==> flow/design.v <==
`default_nettype none
module spm #(parameter size = 32)(
    input wire              clk, 
    input wire              rst,
    input wire              clr,
    input wire              y,
    input wire [size-1:0]   x,
    output wire             p
);
    wire[size-1:1] pp;
    wire[size-1:0] xy;
    genvar i;
    CSADD csa0 (.clk(clk), .rst(rst), .clr(clr), .x(x[0]&y), .y(pp[1]), .sum(p));
    generate 
        for(i=1; i<size-1; i=i+1) begin
            CSADD csa (.clk(clk), .rst(rst), .clr(clr), .x(x[i]&y), .y(pp[i+1]), .sum(pp[i]));
        end 
    endgenerate
    TCMP tcmp (.clk(clk), .rst(rst), .clr(clr), .a(x[size-1]&y), .s(pp[size-1]));
endmodule
module CSADD(
    input wire  clk, 
    input wire  rst,
    input wire  clr,
    input wire  x, 
    input wire  y,
    output reg  sum
);
    reg sc;
    wire hsum1, hco1;
    assign hsum1 = y ^ sc;
    assign hco1 = y & sc;
    wire hsum2, hco2;
    assign hsum2 = x ^ hsum1;
    assign hco2 = x & hsum1;
    always @(posedge clk or posedge rst) begin
        if (rst) begin
            sum <= 1'b0;
            sc <= 1'b0;
        end
        else if (clr) begin
            sum <= 1'b0;
            sc <= 1'b0;
        end
        else begin
            sum <= hsum2;
            sc <= hco1 ^ hco2;
        end
    end
endmodule
module TCMP (
    input wire  clk, 
    input wire  rst,
    input wire  clr,
    input wire  a, 
    output reg  s
);
    reg z;
    always @(posedge clk or posedge rst) begin
        if (rst) begin
            s <= 1'b0;
            z <= 1'b0;
        end
        else if (clr) begin
            s <= 1'b0;
            z <= 1'b0;
        end
        else begin
            z <= a | z;
            s <= a ^ z;
        end
    end
endmodule
`default_nettype none
module mul32 (
    input wire          clk,
    input wire          rst,
    input wire          start,
    input wire  [31:0]  mc,
    input wire  [31:0]  mp,
    output reg  [63:0]  p,
    output wire         done
);
    wire        pw;
    reg [31:0]  Y;
    reg [7:0]   cnt, ncnt;
    reg [1:0]   state, nstate;
    localparam  IDLE=0, RUNNING=1, DONE=2;
    always @(posedge clk or posedge rst)
        if(rst)
            state  <= IDLE;
        else 
            state <= nstate;
    always @*
        case(state)
            IDLE    :   if(start) nstate = RUNNING; else nstate = IDLE;
            RUNNING :   if(cnt == 64) nstate = DONE; else nstate = RUNNING; 
            DONE    :   if(start) nstate = RUNNING; else nstate = DONE;
            default :   nstate = IDLE;
        endcase
    always @(posedge clk)
        cnt <= ncnt;
    always @*
        case(state)
            IDLE    :   ncnt = 0;
            RUNNING :   ncnt = cnt + 1;
            DONE    :   ncnt = 0;
            default :   ncnt = 0;
        endcase
    always @(posedge clk or posedge rst)
        if(rst)
            Y <= 32'b0;
        else if((start == 1'b1)) 
            Y <= mp;
        else if(state==RUNNING) 
            Y <= (Y >> 1);
    always @(posedge clk) 
        if(start)
            p <= 64'b0;
        else if(state==RUNNING)
            p <= {pw, p[63:1]};
    wire y = (state==RUNNING) ? Y[0] : 1'b0;
    spm #(.size(32)) spm32(
        .clk(clk),
        .rst(rst),
        .clr(start),
        .x(mc),
        .y(y),
        .p(pw)
    );
    assign done = (state == DONE);
endmodule
`default_nettype none
module user_proj_mul32 
(
    input wb_clk_i,
    input wb_rst_i,
    input wbs_stb_i,
    input wbs_cyc_i,
    input wbs_we_i,
    input [3:0] wbs_sel_i,
    input [31:0] wbs_dat_i,
    input [31:0] wbs_adr_i,
    output reg wbs_ack_o,
    output reg [31:0] wbs_dat_o,
    output [2:0] irq
);
    reg start;
    wire done;
    wire sys_clk;
    localparam MC_OFF = 8'h00, MP_OFF = 8'h04, P0_OFF = 8'h08, P1_OFF = 8'h0C;
    reg  [31:0]         MP, MC;
    wire [63:0]         P;
    wire                valid           = wbs_stb_i & wbs_cyc_i;
    wire                we              = wbs_we_i && valid;
    wire                re              = ~wbs_we_i && valid;
    wire [3:0]          byte_wr_en      = wbs_sel_i & {4{we}}; 
    wire                we_mp_reg       = we & (wbs_adr_i[7:0] == MP_OFF);
    wire                we_mc_reg       = we & (wbs_adr_i[7:0] == MC_OFF);
    wire                re_mp_reg       = re & (wbs_adr_i[7:0] == MP_OFF);
    wire                re_mc_reg       = re & (wbs_adr_i[7:0] == MC_OFF);
    wire                re_p0_reg       = re & (wbs_adr_i[7:0] == P0_OFF);
    wire                re_p1_reg       = re & (wbs_adr_i[7:0] == P1_OFF);
    assign sys_clk = wb_clk_i;
    always @(posedge sys_clk or posedge wb_rst_i) begin  
        if(wb_rst_i)
            MC <= 32'h0;
        else if(we_mc_reg)  
            MC <= wbs_dat_i;
    end
    always @(posedge sys_clk or posedge wb_rst_i) begin  
        if(wb_rst_i)
            MP <= 32'h0;
        else if(we_mp_reg) 
            MP <= wbs_dat_i;
    end 
    always @(posedge sys_clk or posedge wb_rst_i) begin  
        if(wb_rst_i)
            wbs_ack_o <= 0;
        else
        begin
            if ((we_mc_reg || we_mp_reg || (re_p0_reg && done) || (re_p1_reg && done)))
            begin
                wbs_ack_o <=1;
            end
            else 
                wbs_ack_o <=0; 
        end
    end
    always@(posedge sys_clk or posedge wb_rst_i) begin
        if(wb_rst_i)
            wbs_dat_o <= 32'hDEADBEEF;
        else
        begin
            if (re_p0_reg)
                wbs_dat_o <= P[31:0];
            else if (re_p1_reg)
                 wbs_dat_o <= P[63:32];
            else if (re_mp_reg)
                 wbs_dat_o <= MP;
            else if (re_mc_reg)
                 wbs_dat_o <= MC;
            else
               wbs_dat_o <= 32'hDEADBEEF; 
        end
    end
    always @(posedge sys_clk) 
        start <= (we_mp_reg && wbs_ack_o) ? 1'b1 : 1'b0;
    assign irq = 3'b000;	 
    mul32 mul (
        .clk(wb_clk_i),
        .rst(wb_rst_i),
        .start(start),
        .mc(MC),
        .mp(MP),
        .p(P),
        .done(done)
    );
endmodule
# Reports on user_proj_mul32

What the tools print for user_proj_mul32, step after step.
Lines are those of the file above, counted from 1.
Operators carry their Yosys type and port widths (W data, S select, Z words).
Library cell names are shortened.
A cell with -- has no value.

Top: user_proj_mul32
Clock input: wb_clk_i
Standard-cell library: sky130hd
Timing corner: tt_025C_1v80

# Elaborated design

Source: Yosys, flattened and elaborated, memories not mapped. Widths are those after wreduce. Registers that Yosys merges into a memory's read port (data or address) are not register bits. Print and check cells do not count. Equal cells are merged and count once.

Cells after elaboration: 365
Bits in registers: 268
Bits of input ports: 73
Output and inout bits: 36

Reduce/logical cells: 11
Eq/ne operators: 6
$add $sub $neg: 1
Mux-type cells: 77
Bitwise operators: 197

Operators by type and width:

| kind                  | number |
| $mux W32              | 6 |
| $and A1 B1 Y1         | 101 |
| $xor A1 B1 Y1         | 94 |
| $mux W1               | 68 |
| $eq A8 B4 Y1 const B  | 2 |
| $add A8 B1 Y8 const B | 1 |
| $eq A8 B3 Y1 const B  | 1 |
| $eq A8 B7 Y1 const B  | 1 |
| $logic_not A8 Y1      | 1 |
| $pmux W2 S3           | 1 |
| $logic_and A1 B1 Y1   | 5 |
| $mux W2               | 2 |
| $logic_or A1 B1 Y1    | 3 |
| $eq A2 B1 Y1 const B  | 1 |
| $eq A2 B2 Y1 const B  | 1 |
| $logic_not A2 Y1      | 1 |
| $reduce_bool A2 Y1    | 1 |
| $or A1 B1 Y1          | 1 |
| $not A1 Y1            | 1 |

# Longest topological paths

Depth = most cells in a row (Yosys ltp): at word level without a register or memory, in the mapped netlist without a sequential cell, where the memories' decode and read muxes count.

Depth after elaboration: 7
ABC_AREA: 0
Mapped depth: 6
Gate-level depth less buffers: 5

# After synthesis

The flow's flattened synthesis, as Yosys stat reports it; memories are mapped. The netlist is that of the ABC_AREA named above (0 if unset); the other value can give another one.
The area totals of this step are shown rounded.

Chip area (Yosys): 0.0114 mm²
Buffers: 60
Sequential part of the area: 0.0064 mm²
Flip-flops: 269
Mapped cells: 858

Cell types:

| type     | number | area in all (µm²) |
| dfrtp_1  | 171    | 4.28E+03 |
| dfxtp_1  | 73     | 1.46E+03 |
| mux2i_1  | 95     | 950.912 |
| mux4_2   | 32     | 720.691 |
| dfstp_2  | 25     | 656.88 |
| fa_1     | 31     | 620.595 |
| mux2_4   | 29     | 435.418 |
| nor2b_1  | 64     | 400.384 |
| mux2_2   | 31     | 349.085 |
| nor2_1   | 71     | 266.506 |
| and3_1   | 31     | 193.936 |
| o21ai_0  | 36     | 180.173 |
| nand2b_1 | 25     | 156.4 |
| clkbuf_1 | 37     | 138.883 |
| nand2_1  | 33     | 123.869 |
| and2_1   | 9      | 56.304 |
| mux2_1   | 4      | 45.043 |
| buf_1    | 10     | 37.536 |

Other cell types: 22; their cells: 51.
By module: a second synthesis without flattening, with its own total; a netlist apart from the flattened one above.

Cell total of the unflattened synthesis: 884
Area total of the unflattened synthesis: 0.0116 mm²

Each row is one instance without its submodules.

By module:

| module          | area (mm²) | cells | instances | sequential area (mm²) |
| user_proj_mul32 | 0.00444    | 261   | 1         | 0.00248 |
| mul32           | 0.00416    | 394   | 1         | 0.00232 |
| CSADD           | 0.0000863  | 6     | 31        | 0.00005 |
| spm #(size=32)  | 0.000255   | 35    | 1         | 0 |
| TCMP            | 0.0000838  | 8     | 1         | 0.00005 |

# Worst setup path after synthesis

OpenSTA on the mapped netlist: ideal clock, no wires. The path of least setup slack (recovery checks aside). Input and output delay are each 20% of the period. Register names are those of the netlist, which keeps one name where synthesis merged equal registers.

Path type: input to register
Start: input wbs_adr_i[5]
End: register MP[10]
Required time: 9875 ps
Arrival time: 3647 ps
Setup time: 125 ps
Stages on the path: 5
Time at the first pin: 2000 ps
External input delay: 2000 ps
Delay of the path: 1772 ps
Setup slack: 6228 ps
Buffers on the path: 2
Period: 10000 ps
Synthesis period reached: 3772 ps

"delay of the path" is the arrival time less input delay plus setup time.
"stages on the path": output pins that drive a net of the path, with the launching flip-flop's if there is one; two outputs of one cell count as two.
"synthesis period reached" is the clock period less the worst setup slack; recovery checks do not enter. This is arithmetic on one report: input and output delays are still those of the set period (20% each).
Between the ends stands the longest chain of elaborated cells between them, by number of cells; it is not shown to be the way that was timed. Of several equally long chains one is given.
Each line given opens the expression or statement behind the cell; cells for indexed reads and writes are added by Yosys, which also makes memories of some case tables.

Cell sequence: or4b_4 -> or4_1 -> buf_2 -> buf_6 -> mux2_4
Cells in the longest elaborated chain: 2
Elaborated cells between the ends (all ways): 2
Those cells by class: eq/ne (1); logic (1)

RTL lines, path after synthesis:

| element         | RTL line | RTL |
| start, declared | 143      | `input [31:0] wbs_adr_i,` |
| $eq A8 B3 Y1    | 158      | `wire                we_mp_reg       = we & (wbs_adr_i[7:0] == MP_OFF);` |
| $and A1 B1 Y1   | 158      |  |
| end, assigned   | 173      | `MP <= 32'h0;` |
| end, assigned   | 175      | `MP <= wbs_dat_i;` |
| end, declared   | 152      | `reg  [31:0]         MP, MC;` |

# Timing after layout

Path of least setup slack in the final report of run A (OpenROAD, finished layout, wires in). Where an end is a register, its clock arrival counts in the times.
The report prints the path's times to 10 ps; the period is as set.

Path type: input to register
Start: input wbs_adr_i[1]
End: register MP[30]
External input delay: 1080 ps
Period: 5380 ps
Setup time: 120 ps
Setup slack: 1900 ps
Stages on the path: 5
Required time: 5780 ps
Arrival time: 3880 ps
Buffers on the path: 2
Time at the first pin: 1080 ps

Between the ends stands the longest chain of elaborated cells between them, by number of cells; it is not shown to be the way that was timed. Of several equally long chains one is given.

Cell sequence: clkdlybuf4s50_1 -> or4b_4 -> or4_2 -> buf_4 -> mux2_1
Cells in the longest elaborated chain: 2
Elaborated cells between the ends (all ways): 2
Those cells by class: eq/ne (1); logic (1)

RTL lines, path post-layout:

| element         | RTL line | RTL |
| start, declared | 143      | `input [31:0] wbs_adr_i,` |
| $eq A8 B3 Y1    | 158      | `wire                we_mp_reg       = we & (wbs_adr_i[7:0] == MP_OFF);` |
| $and A1 B1 Y1   | 158      |  |
| end, assigned   | 173      | `MP <= 32'h0;` |
| end, assigned   | 175      | `MP <= wbs_dat_i;` |
| end, declared   | 152      | `reg  [31:0]         MP, MC;` |

Wiki page: user_proj_mul32 / flow data

2 stored runs of user_proj_mul32 in the flow (synthesis by Yosys, layout by OpenROAD, sky130hd cells), in arbitrary order. Constraints: input delay and output delay 20% of the set period each, output load 0.01 pF.
By "achieved period" is meant the clock period of the run minus its worst setup slack. This is arithmetic on one report: input and output delays are still those of the set period (20% each).
"total power of the final layout": no workload was simulated; the value follows from the tool's default switching activity.
Results are given in rounded form.

## Run A

==> flow/run.sh <==
#!/bin/bash
# the make line also repeats the synthesis and layout settings of config.mk as NAME=value (left out here)
make -C /OpenROAD-flow-scripts/flow DESIGN_CONFIG=/design/flow/config.mk WORK_HOME=/design/flow/orfs CLKGATE_MAP_FILE= finish
==> flow/config.mk <==
export PLATFORM = sky130hd
export DESIGN_NAME = user_proj_mul32
export DESIGN_NICKNAME = user_proj_mul32
export VERILOG_FILES = /design/flow/design.v
export SDC_FILE = /design/flow/constraint.sdc
export NUM_CORES = 4
export LEC_CHECK = 0
export CAP_MARGIN = 25
export CELL_PAD_IN_SITES_GLOBAL_PLACEMENT = 0
export CORE_MARGIN = 2
export CORE_UTILIZATION = 70
export CTS_CLUSTER_DIAMETER = 291
export GPL_ROUTABILITY_DRIVEN = 1
export GPL_TIMING_DRIVEN = 1
export MIN_ROUTING_LAYER = met1
export PLACE_DENSITY_LB_ADDON = 0.06
export SLEW_MARGIN = 20
export TNS_END_PERCENT = 60
==> flow/constraint.sdc <==
create_clock -name core_clock -period 5.38 [get_ports {wb_clk_i}]
set_input_delay 1.0760 -clock core_clock [delete_from_list [all_inputs] [get_ports {wb_clk_i}]]
set_output_delay 1.0760 -clock core_clock [all_outputs]
set_load 0.01 [all_outputs]

| result of run A | value |
|---|---|
| achieved period | 3481 ps |
| utilization | 83.3 % |
| worst setup slack after layout | 1900 ps |
| setup TNS | 0 ps |
| total power of the final layout | 0.00396 W |
| area of the die | 0.0174 mm² |
| area of the synthesized netlist | 0.0114 mm² |
| standard-cell area of the final layout | 0.0133 mm² |

## Run B

==> flow/run.sh <==
#!/bin/bash
# the make line also repeats the synthesis and layout settings of config.mk as NAME=value (left out here)
make -C /OpenROAD-flow-scripts/flow DESIGN_CONFIG=/design/flow/config.mk WORK_HOME=/design/flow/orfs CLKGATE_MAP_FILE= finish
==> flow/config.mk <==
export PLATFORM = sky130hd
export DESIGN_NAME = user_proj_mul32
export DESIGN_NICKNAME = user_proj_mul32
export VERILOG_FILES = /design/flow/design.v
export SDC_FILE = /design/flow/constraint.sdc
export NUM_CORES = 4
export LEC_CHECK = 0
export CAP_MARGIN = 20
export CELL_PAD_IN_SITES_DETAIL_PLACEMENT = 2
export CORE_ASPECT_RATIO = 1.06
export CORE_MARGIN = 10
export CORE_UTILIZATION = 43
export CTS_CLUSTER_DIAMETER = 162
export MIN_ROUTING_LAYER = met1
export PLACE_DENSITY = 0.55
export SLEW_MARGIN = 35
==> flow/constraint.sdc <==
create_clock -name core_clock -period 7.42 [get_ports {wb_clk_i}]
set_input_delay 1.4840 -clock core_clock [delete_from_list [all_inputs] [get_ports {wb_clk_i}]]
set_output_delay 1.4840 -clock core_clock [all_outputs]
set_load 0.01 [all_outputs]

| result of run B | value |
|---|---|
| achieved period | 3638 ps |
| utilization | 52.1 % |
| worst setup slack after layout | 3780 ps |
| setup TNS | 0 ps |
| total power of the final layout | 0.00327 W |
| area of the die | 0.0335 mm² |
| area of the synthesized netlist | 0.0114 mm² |
| standard-cell area of the final layout | 0.0137 mm² |
